==> flow/design.v <==
`timescale 1ns / 1ps
module reg_file(
	input clk,
	input write_en,
	input [3:0] wrData,
	input [15:0] DataIn,
	input [3:0] rdDataA,
	input [3:0] rdDataB,
	output reg [15:0] A,
	output reg [15:0] B);
	reg [15:0] reg1,  reg2,  reg3,  reg4;
   reg [15:0] reg5,  reg6,  reg7,  reg8;
   reg [15:0] reg9,  reg10, reg11, reg12;
   reg [15:0] reg13, reg14, reg15;
	always@(*)
	begin
		case (rdDataA)
		 0 : A = 0;
		 1 : A = reg1;
		 2 : A = reg2;
		 3 : A = reg3;
		 4 : A = reg4;
		 5 : A = reg5;
		 6 : A = reg6;
		 7 : A = reg7;
		 8 : A = reg8;
		 9 : A = reg9;
		 10 : A = reg10;
		 11 : A = reg11;
		 12 : A = reg12;
		 13 : A = reg13;
		 14 : A = reg14;
		 15 : A = reg15;
		endcase
		case (rdDataB)
		 0 : B = 0;
		 1 : B = reg1;
		 2 : B = reg2;
		 3 : B = reg3;
		 4 : B = reg4;
		 5 : B = reg5;
		 6 : B = reg6;
		 7 : B = reg7;
		 8 : B = reg8;
		 9 : B = reg9;
		 10 : B = reg10;
		 11 : B = reg11;
		 12 : B = reg12;
		 13 : B = reg13;
		 14 : B = reg14;
		 15 : B = reg15;
		endcase	
	end
	always@(posedge clk)
	begin
	   if (write_en)
			case (wrData)
				0 : begin end
				1 : reg1 <= DataIn;
				2 : reg2 <= DataIn;
				3 : reg3 <= DataIn;
				4 : reg4 <= DataIn;
				5 : reg5 <= DataIn;
				6 : reg6 <= DataIn;
				7 : reg7 <= DataIn;
				8 : reg8 <= DataIn;
				9 : reg9 <= DataIn;
			  10 : reg10 <= DataIn;
			  11 : reg11 <= DataIn;
			  12 : reg12 <= DataIn;
			  13 : reg13 <= DataIn;
			  14 : reg14 <= DataIn;
			  15 : reg15 <= DataIn;
			endcase
	end
endmodule
`timescale 1ns / 1ps
module Core(
	input             clk,
	input             rst,                        
	input      [15:0] mem_to_core_data,           
	output reg [15:0] core_to_mem_data,           
	output reg [23:0] core_to_mem_address,        
	output reg        core_to_mem_write_enable);  
	parameter ADD  = 4'b0000;
	parameter ADDI = 4'b0001;
	parameter SUB  = 4'b0010;
	parameter LW   = 4'b0011;
	parameter SW   = 4'b0100;
	parameter LUI  = 4'b0101;
	parameter CMP  = 4'b0110;
	parameter BR   = 4'b0111;
	parameter JMP  = 4'b1000;
	parameter SLL  = 4'b1001;
	parameter SLR  = 4'b1010;
	parameter AND  = 4'b1011;
	parameter NAND = 4'b1100;
	parameter OR   = 4'b1101;
	parameter NOT  = 4'b1110;
	parameter LLI  = 4'b1111;
	parameter FETCH   = 3'b000;
	parameter DECODE  = 3'b001;
	parameter EXECUTE = 3'b010;
	parameter LOAD1   = 3'b011;
	parameter LOAD2   = 3'b100;
	parameter STORE   = 3'b101;
	parameter BRANCH  = 3'b110;
	parameter JUMP    = 3'b111;
	reg        zero;                   
	reg        negative;               
	reg        addr_ext;               
	reg [2:0]  core_state;             
	reg [23:0] pc;                     
	reg [3:0]  opcode;
	reg [3:0]  offset;
	reg [3:0]  dest_index;
	reg [3:0]  branch_index;
	reg [7:0]  immediate;
	reg [15:0] reg_data1;
	reg [15:0] reg_data2;
	reg         write_enable;
	reg  [3:0]  read_index1;
	reg  [3:0]  read_index2;
	reg  [3:0]  write_index;
	reg  [15:0] write_data;
	wire [15:0] read_data1;
	wire [15:0] read_data2;
	reg_file _reg_file(
	 .clk      (clk), 
	 .rdDataA  (read_index1),
	 .rdDataB  (read_index2),
	 .write_en (write_enable),
	 .DataIn   (write_data),
	 .wrData   (write_index),
	 .A		  (read_data1),
	 .B		  (read_data2));
	always@(*)
	begin
	 read_index1  = 0;
	 read_index2  = 0;
	 write_data   = 0;
	 write_enable = 0;
	 write_index  = 0;
	 core_to_mem_address      = 0;
	 core_to_mem_data         = 0;
	 core_to_mem_write_enable = 0;
	 case (core_state)
	  FETCH:   core_to_mem_address = pc;
	  DECODE:  begin 
				   read_index1 = mem_to_core_data[11:8];  
				   read_index2 = mem_to_core_data[7:4];   
			     end
	  EXECUTE: begin 
	            write_index  = dest_index;
				   write_enable = 1;
				   if      (opcode == ADD)
				    write_data = reg_data1 + reg_data2;
				   else if (opcode == ADDI)
				    write_data = reg_data1 + immediate;
				   else if (opcode == SUB)
				    write_data = reg_data2 - reg_data1;						 
				   else if (opcode == SLL)
				    write_data = reg_data1 << offset;
				   else if (opcode == SLR)
				    write_data = reg_data1 >> offset;
				   else if (opcode == AND)
				    write_data = reg_data1 & reg_data2;
				   else if (opcode == NAND)
				    write_data = ~(reg_data1 & reg_data2);
				   else if (opcode == OR)
				    write_data = reg_data1 | reg_data2;
				   else if (opcode == NOT)
				    write_data = ~reg_data1;
				   else if (opcode == LUI)
				    write_data = {immediate, reg_data1[7:0]};
				   else if (opcode == LLI)
				    write_data = {reg_data1[15:8], immediate};
				   else if (opcode == CMP)
				    write_enable = 0;
				  end
	  LOAD1:   begin
					if (addr_ext == 0)
				    core_to_mem_address = pc;
					else
					 core_to_mem_address = {immediate, mem_to_core_data};
				  end
	  LOAD2:   begin
				   write_enable = 1;
				   write_index  = dest_index;
				   write_data   = mem_to_core_data;
				  end
	  STORE:   begin
					if (addr_ext == 0)
					 core_to_mem_address = pc;
					else
					 begin
					  core_to_mem_address      = {immediate,mem_to_core_data};
					  core_to_mem_data         = reg_data1;
				     core_to_mem_write_enable = 1;
					 end
				  end
	  BRANCH: begin 
					if (addr_ext == 0)
				    core_to_mem_address = pc;
					else
					 core_to_mem_address = core_to_mem_address;
				 end
	  JUMP:   begin 
			      if (addr_ext == 0)
				    core_to_mem_address = pc;
					else
					 core_to_mem_address = core_to_mem_address;
				 end
	 endcase
	end
	always@(posedge clk)
	 begin	
	 if (rst)
	  begin
	   core_state <= FETCH;
	   pc         <= 24'h3c8c;
	   addr_ext   <= 0;
	  end
	 else
	 case (core_state)
	  FETCH:   begin 
			      core_state <= DECODE;
			      pc         <= pc + 1'b1;
			     end
	  DECODE:  begin
				   opcode        = mem_to_core_data[15:12];
				   immediate    <= mem_to_core_data[7:0];
				   offset       <= mem_to_core_data[3:0];
				   reg_data1    <= read_data1;
				   reg_data2    <= read_data2;
					branch_index <= mem_to_core_data[11:8];
				   if (opcode == LW || opcode == LUI || opcode == LLI || opcode == ADDI)
				    dest_index <= mem_to_core_data[11:8];
				   else
				    dest_index <= mem_to_core_data[7:4];
				   if (opcode == ADD  ||
				       opcode == ADDI ||
				       opcode == SUB  ||
				       opcode == CMP  ||
				       opcode == SLL  ||
				       opcode == SLR  ||
				       opcode == AND  ||
				       opcode == NAND ||
				       opcode == OR   ||
				       opcode == LUI  ||
				       opcode == LLI  ||
				       opcode == NOT)
				    core_state <= EXECUTE;
				   else if (opcode == LW)
				    core_state <= LOAD1;
				   else if (opcode == SW)
				    core_state <= STORE;
				   else if (opcode == BR)
				    core_state <= BRANCH;
				   else if (opcode == JMP)
				    core_state <= JUMP;
				  end
	  EXECUTE: begin 
				   if (opcode == CMP) 
				    begin
					  zero <= reg_data1 == reg_data2;
					  if (reg_data1 < reg_data2)
					   negative <= 1;	
					  else
					   negative <= 0;
				    end
				   core_state <= FETCH;
				  end
	  LOAD1:   begin
				   if (addr_ext == 1)
				    begin 
				     core_state <= LOAD2;
			        addr_ext   <= 0;
				    end
				   else
				    addr_ext <= 1;
				  end
	  LOAD2:   begin
	            core_state <= FETCH;
					pc         <= pc + 1'b1;
	           end
	  STORE:   begin
				   if (addr_ext == 1)
					 begin
				     core_state <= FETCH;
					  pc         <= pc + 1'b1;
					  addr_ext   <= 0;
					 end
				   else
				    addr_ext <= 1;
				  end
	  BRANCH:  begin
					if (addr_ext == 1)
				    begin 
				     if      (branch_index == 4'b0000)  
				      if (zero)
				       pc <= {immediate, mem_to_core_data};
				      else
				       pc <= pc + 1'b1; 
				     else if (branch_index == 4'b0001)  
				      if (!zero)
				       pc <= {immediate, mem_to_core_data};	
				      else
				       pc <= pc + 1'b1; 					  
				     else if (branch_index == 4'b0010)  
				      if (negative)
				       pc <= {immediate, mem_to_core_data};	
				      else
				       pc <= pc + 1'b1;
				     else if (branch_index == 4'b0011)  
				      if (zero || negative)
				       pc <= {immediate, mem_to_core_data};	
				      else
				       pc <= pc + 1'b1;					  
				     else if (branch_index == 4'b0100)  
				      if (!negative && !zero)
				       pc <= {immediate, mem_to_core_data}; 
				      else
				       pc <= pc + 1'b1;
				     else if (branch_index == 4'b0101)  
				      if (!negative || zero)
				       pc <= {immediate, mem_to_core_data};
				      else
				       pc <= pc + 1'b1;  
				     core_state <= FETCH;
				     addr_ext   <= 0;
				    end
				   else
				    addr_ext <= 1;
				  end
	  JUMP:    begin
				   if (addr_ext == 1)
				    begin 
			        pc <= {immediate, mem_to_core_data};
				     core_state <= FETCH;
			        addr_ext <= 0;
				    end
				   else
				    addr_ext <= 1;
				  end	
	  endcase
	 end
endmodule
# Tool chain data of Core
# What the tools print for Core, step after step.
# Lines are those of the file above, counted from 1.
# Cell names lack the library's common part.
# Not given: -
[inputs]
design = "Core"
clock_port = "clk"
library = "sky130hd"
pvt_corner = "tt_025C_1v80"

# After elaboration
# Counts by Yosys on the flattened word-level netlist (proc, flatten, opt, wreduce; memories kept). Register bits leave out memories and registers merged into their read ports (data or address). Print and check cells are left out.
[word_totals]
ff_bits = 326
wordCells = 253
[op_classes]
add_sub_neg = 4
n_cmp = 1
eq_ne = 90
n_shift = 2
muxes = 65
n_logic = 6
reduce_and_logical = 58
[ops]
columns = ["operator", "n"]
rows = [
  ["parallel mux 16 bit (select 16 bit)", 2],
  ["two-way mux 24 bit", 16],
  ["two-way mux 16 bit", 12],
  ["parallel mux 24 bit (select 4 bit)", 2],
  ["== test 4 bit with constant B", 39],
  ["== test 4 x 3 -> 1 bit with constant B", 20],
  ["parallel mux 16 bit (select 3 bit)", 1],
  ["== test 4 x 2 -> 1 bit with constant B", 11],
  ["AND reduction 2 bit", 17],
  ["NOT 16 bit", 2],
  ["parallel mux 16 bit (select 2 bit)", 1],
  ["adder 24 x 1 -> 24 bit with constant B", 1],
  ["== test 4 x 1 -> 1 bit with constant B", 6],
  ["parallel mux 4 bit (select 2 bit)", 3],
  ["two-way mux 3 bit", 7],
  ["logical NOT 4 bit", 5],
  ["logical OR 1 bit", 16],
  ["adder 16 bit", 1],
  ["subtractor 16 bit", 1],
  ["< comparator 16 bit", 1],
  ["== test 16 bit", 1],
  ["AND 16 bit", 1],
  ["OR 16 bit", 1],
  ["<< shifter 16 x 4 -> 16 bit", 1],
  [">> shifter 16 x 4 -> 16 bit", 1],
  ["adder 16 x 8 -> 16 bit", 1],
  ["two-way mux 1 bit", 16],
  ["parallel mux 3 bit (select 5 bit)", 1],
]
# Other operator kinds: 23; their cells: 39.

# Longest topological paths
# Yosys ltp: most cells in a row. Word level: on the elaborated netlist, between registers, memories and ports. Mapped: between sequential cells and ports; inverters and the memories' decode and read muxes count.
[logic_depth]
depth_word = 15
ABC_AREA = 0
ltp_mapped = 11
mapped_depth_nobuf = 10

# Synthesis result
# Yosys stat after the flow's synthesis: flattened, memories mapped to cells. It holds for the ABC_AREA given above (unset counts as 0); a run with the other value may have another netlist.
[types]
columns = ["cell", "n"]
rows = [
  ["edfxtp_1", 294],
  ["ha_1", 58],
  ["o21ai_0", 135],
  ["dfxtp_1", 33],
  ["nor2_1", 166],
  ["nand2_1", 159],
  ["a22oi_1", 77],
  ["a221oi_1", 63],
  ["a21oi_1", 105],
  ["mux2_2", 43],
  ["nand3_1", 78],
  ["mux4_2", 17],
  ["clkbuf_1", 97],
  ["xnor2_1", 36],
  ["nor3_1", 57],
  ["a22o_1", 32],
  ["a222oi_1", 26],
  ["mux2i_1", 24],
]
# Other cell types: 66; their cells: 616.
[synth_totals]
cell_count = 2116
synth_area_um2 = 21257.9
ff_cells = 327
buf_cells = 166
# By module: a second synthesis without flattening, with its own total; a netlist apart from the flattened one above.
[unflattened]
hier_cells = 2144
area_unflattened_um2 = 21759.6
# Each row is one instance without its submodules.
[by_module]
columns = ["mod", "n_inst", "n_cells", "mod_area_um2"]
rows = [
  ["reg_file", 1, 827, 11512.3],
  ["Core", 1, 1317, 10247.3],
]

# Path before layout
# Path of least setup slack by OpenSTA after synthesis, without wires, with an ideal clock, recovery checks aside; 20% of the period is set as input and as output delay. Where synthesis merged equal registers, the netlist keeps one of their names.
[synth_path]
path_type = "input to output"
start = "input port mem_to_core_data[8]"
end = "output port core_to_mem_address[8]"
period_ps = 7000
in_delay_ps = 1400
launch_ps = 1400
arrival_ps = 2447
slack_ps = 3153
delay_ps = 1047
stages = 4
period_less_setup_slack_ps = 3847
# "delay_ps" is the arrival time less input delay plus setup time.
# A path that ends at an output port has no setup time.
# "stages": output pins that drive a net of the path, with the launching flip-flop's if there is one; two outputs of one cell count as two.
# "period_less_setup_slack_ps" is the clock period less the worst setup slack; recovery checks do not enter. This is arithmetic on one report: input and output delays are still those of the set period (20% each).
# The rows between start and end are the longest chain of elaborated cells between them; the timing report does not say that the signal goes this way. Where chains are equally long, one stands for them.
# Each line given opens the expression or statement behind the cell; cells for indexed reads and writes are added by Yosys, which also makes memories of some case tables.
[synth_between]
path_cell_list = "buf_1 -> clkbuf_1 -> o21ai_0 -> a21oi_1"
elab_chain_cells = 2
cone_cells = 2
cone_classes = "mux (2)"
[synth_lines]
columns = ["element", "line", "source"]
rows = [
  ["start: declaration", 81, "input [15:0] mem_to_core_data,"],
  ["two-way mux 24 bit", 182, "if (addr_ext == 0)"],
  ["parallel mux 24 bit (select 4 bit)", 147, "case (core_state)"],
  ["end: declaration", 83, "output reg [23:0] core_to_mem_address,"],
]

# Worst path after layout
# From the final timing report of run 1: the path of least setup slack in the routed layout; clock arrival at registers is part of the times.
# The report prints the path's times to 10 ps; the period is as set.
[layout_path]
path_type = "register to register"
start = "register reg_data1[8]"
end = "register _reg_file.reg14[15]"
period_ps = 5160
launch_ps = 620
arrival_ps = 5420
slack_ps = -40
stages = 10
[layout_between]
path_cell_list = "edfxtp_1 -> inv_1 -> ha_1 -> or4_4 -> nor2_1 -> o311ai_1 -> a31oi_1 -> mux2_2 -> nor4_1 -> o21ai_2"
[layout_lines]
columns = ["element", "line", "source"]
rows = [
  ["start: declaration", 119, "reg [15:0] reg_data1;"],
  ["start: assignment", 234, "reg_data1 <= read_data1;"],
  ["end: assignment", 72, "14 : reg14 <= DataIn;"],
  ["end: declaration", 14, "reg [15:0] reg13, reg14, reg15;"],
]
# No chain of elaborated cells between the ends is given.

Stored flow runs of Core (2 of them; Yosys, OpenROAD, sky130hd). They differ in their settings and are not a sequence. Constraints: input delay and output delay 20% of the set period each, output load 0.01 pF.
"achieved_period_ps" means the clock period less the worst setup slack. The figure is calculated, with input and output delays left at 20% of the set period.
"worstPathTime_ps": the worst setup path's part of the clock period (all of it between registers, 20% less for each end at a port) less its slack. A launch clock that arrives late makes it longer, a capture clock that arrives late makes it shorter.
By "total_power_uw" is meant OpenSTA's value without simulated activity: inputs other than the clock are taken to toggle once in ten clock periods, and the tool carries that through the logic.
"worstPathTime_ps" is given in steps of 10 ps.

# run 1
==> flow/run.sh <==
#!/bin/bash
# the make line also repeats the synthesis and layout settings of config.mk as NAME=value (left out here)
make -C /OpenROAD-flow-scripts/flow DESIGN_CONFIG=/design/flow/config.mk WORK_HOME=/design/flow/orfs CLKGATE_MAP_FILE= finish
==> flow/config.mk <==
export PLATFORM = sky130hd
export DESIGN_NAME = Core
export DESIGN_NICKNAME = Core
export VERILOG_FILES = /design/flow/design.v
export SDC_FILE = /design/flow/constraint.sdc
export NUM_CORES = 4
export LEC_CHECK = 0
export CAP_MARGIN = 25
export CELL_PAD_IN_SITES_DETAIL_PLACEMENT = 2
export CORE_MARGIN = 2
export CORE_UTILIZATION = 40
export GPL_ROUTABILITY_DRIVEN = 0
export MAX_ROUTING_LAYER = met5
export PLACE_DENSITY_LB_ADDON = 0.26
export SLEW_MARGIN = 20
export TNS_END_PERCENT = 30
==> flow/constraint.sdc <==
create_clock -name core_clock -period 5.16 [get_ports {clk}]
set_input_delay 1.0320 -clock core_clock [delete_from_list [all_inputs] [get_ports {clk}]]
set_output_delay 1.0320 -clock core_clock [all_outputs]
set_load 0.01 [all_outputs]

==> run 1: results <==
final_die_area_um2=55004.3
worstPathTime_ps=5200
worst_path_kind="register to register"
ws_setup_ps=-38
synth_chip_area_um2=21257.9
utilization_frac=0.461
total_power_uw=7312
layout_stdcell_area_um2=24233.2
achieved_period_ps=5198

# run 2
==> flow/run.sh <==
#!/bin/bash
# the make line also repeats the synthesis and layout settings of config.mk as NAME=value (left out here)
make -C /OpenROAD-flow-scripts/flow DESIGN_CONFIG=/design/flow/config.mk WORK_HOME=/design/flow/orfs CLKGATE_MAP_FILE= finish
==> flow/config.mk <==
export PLATFORM = sky130hd
export DESIGN_NAME = Core
export DESIGN_NICKNAME = Core
export VERILOG_FILES = /design/flow/design.v
export SDC_FILE = /design/flow/constraint.sdc
export NUM_CORES = 4
export LEC_CHECK = 0
export ABC_AREA = 1
export CAP_MARGIN = 35
export CELL_PAD_IN_SITES_GLOBAL_PLACEMENT = 3
export CORE_ASPECT_RATIO = 0.68
export CORE_MARGIN = 2
export CORE_UTILIZATION = 46
export SLEW_MARGIN = 30
export TNS_END_PERCENT = 100
==> flow/constraint.sdc <==
create_clock -name core_clock -period 6.08 [get_ports {clk}]
set_input_delay 1.2160 -clock core_clock [delete_from_list [all_inputs] [get_ports {clk}]]
set_output_delay 1.2160 -clock core_clock [all_outputs]
set_load 0.01 [all_outputs]

==> run 2: results <==
outcome="did not finish, placement stopped with GPL-0301"
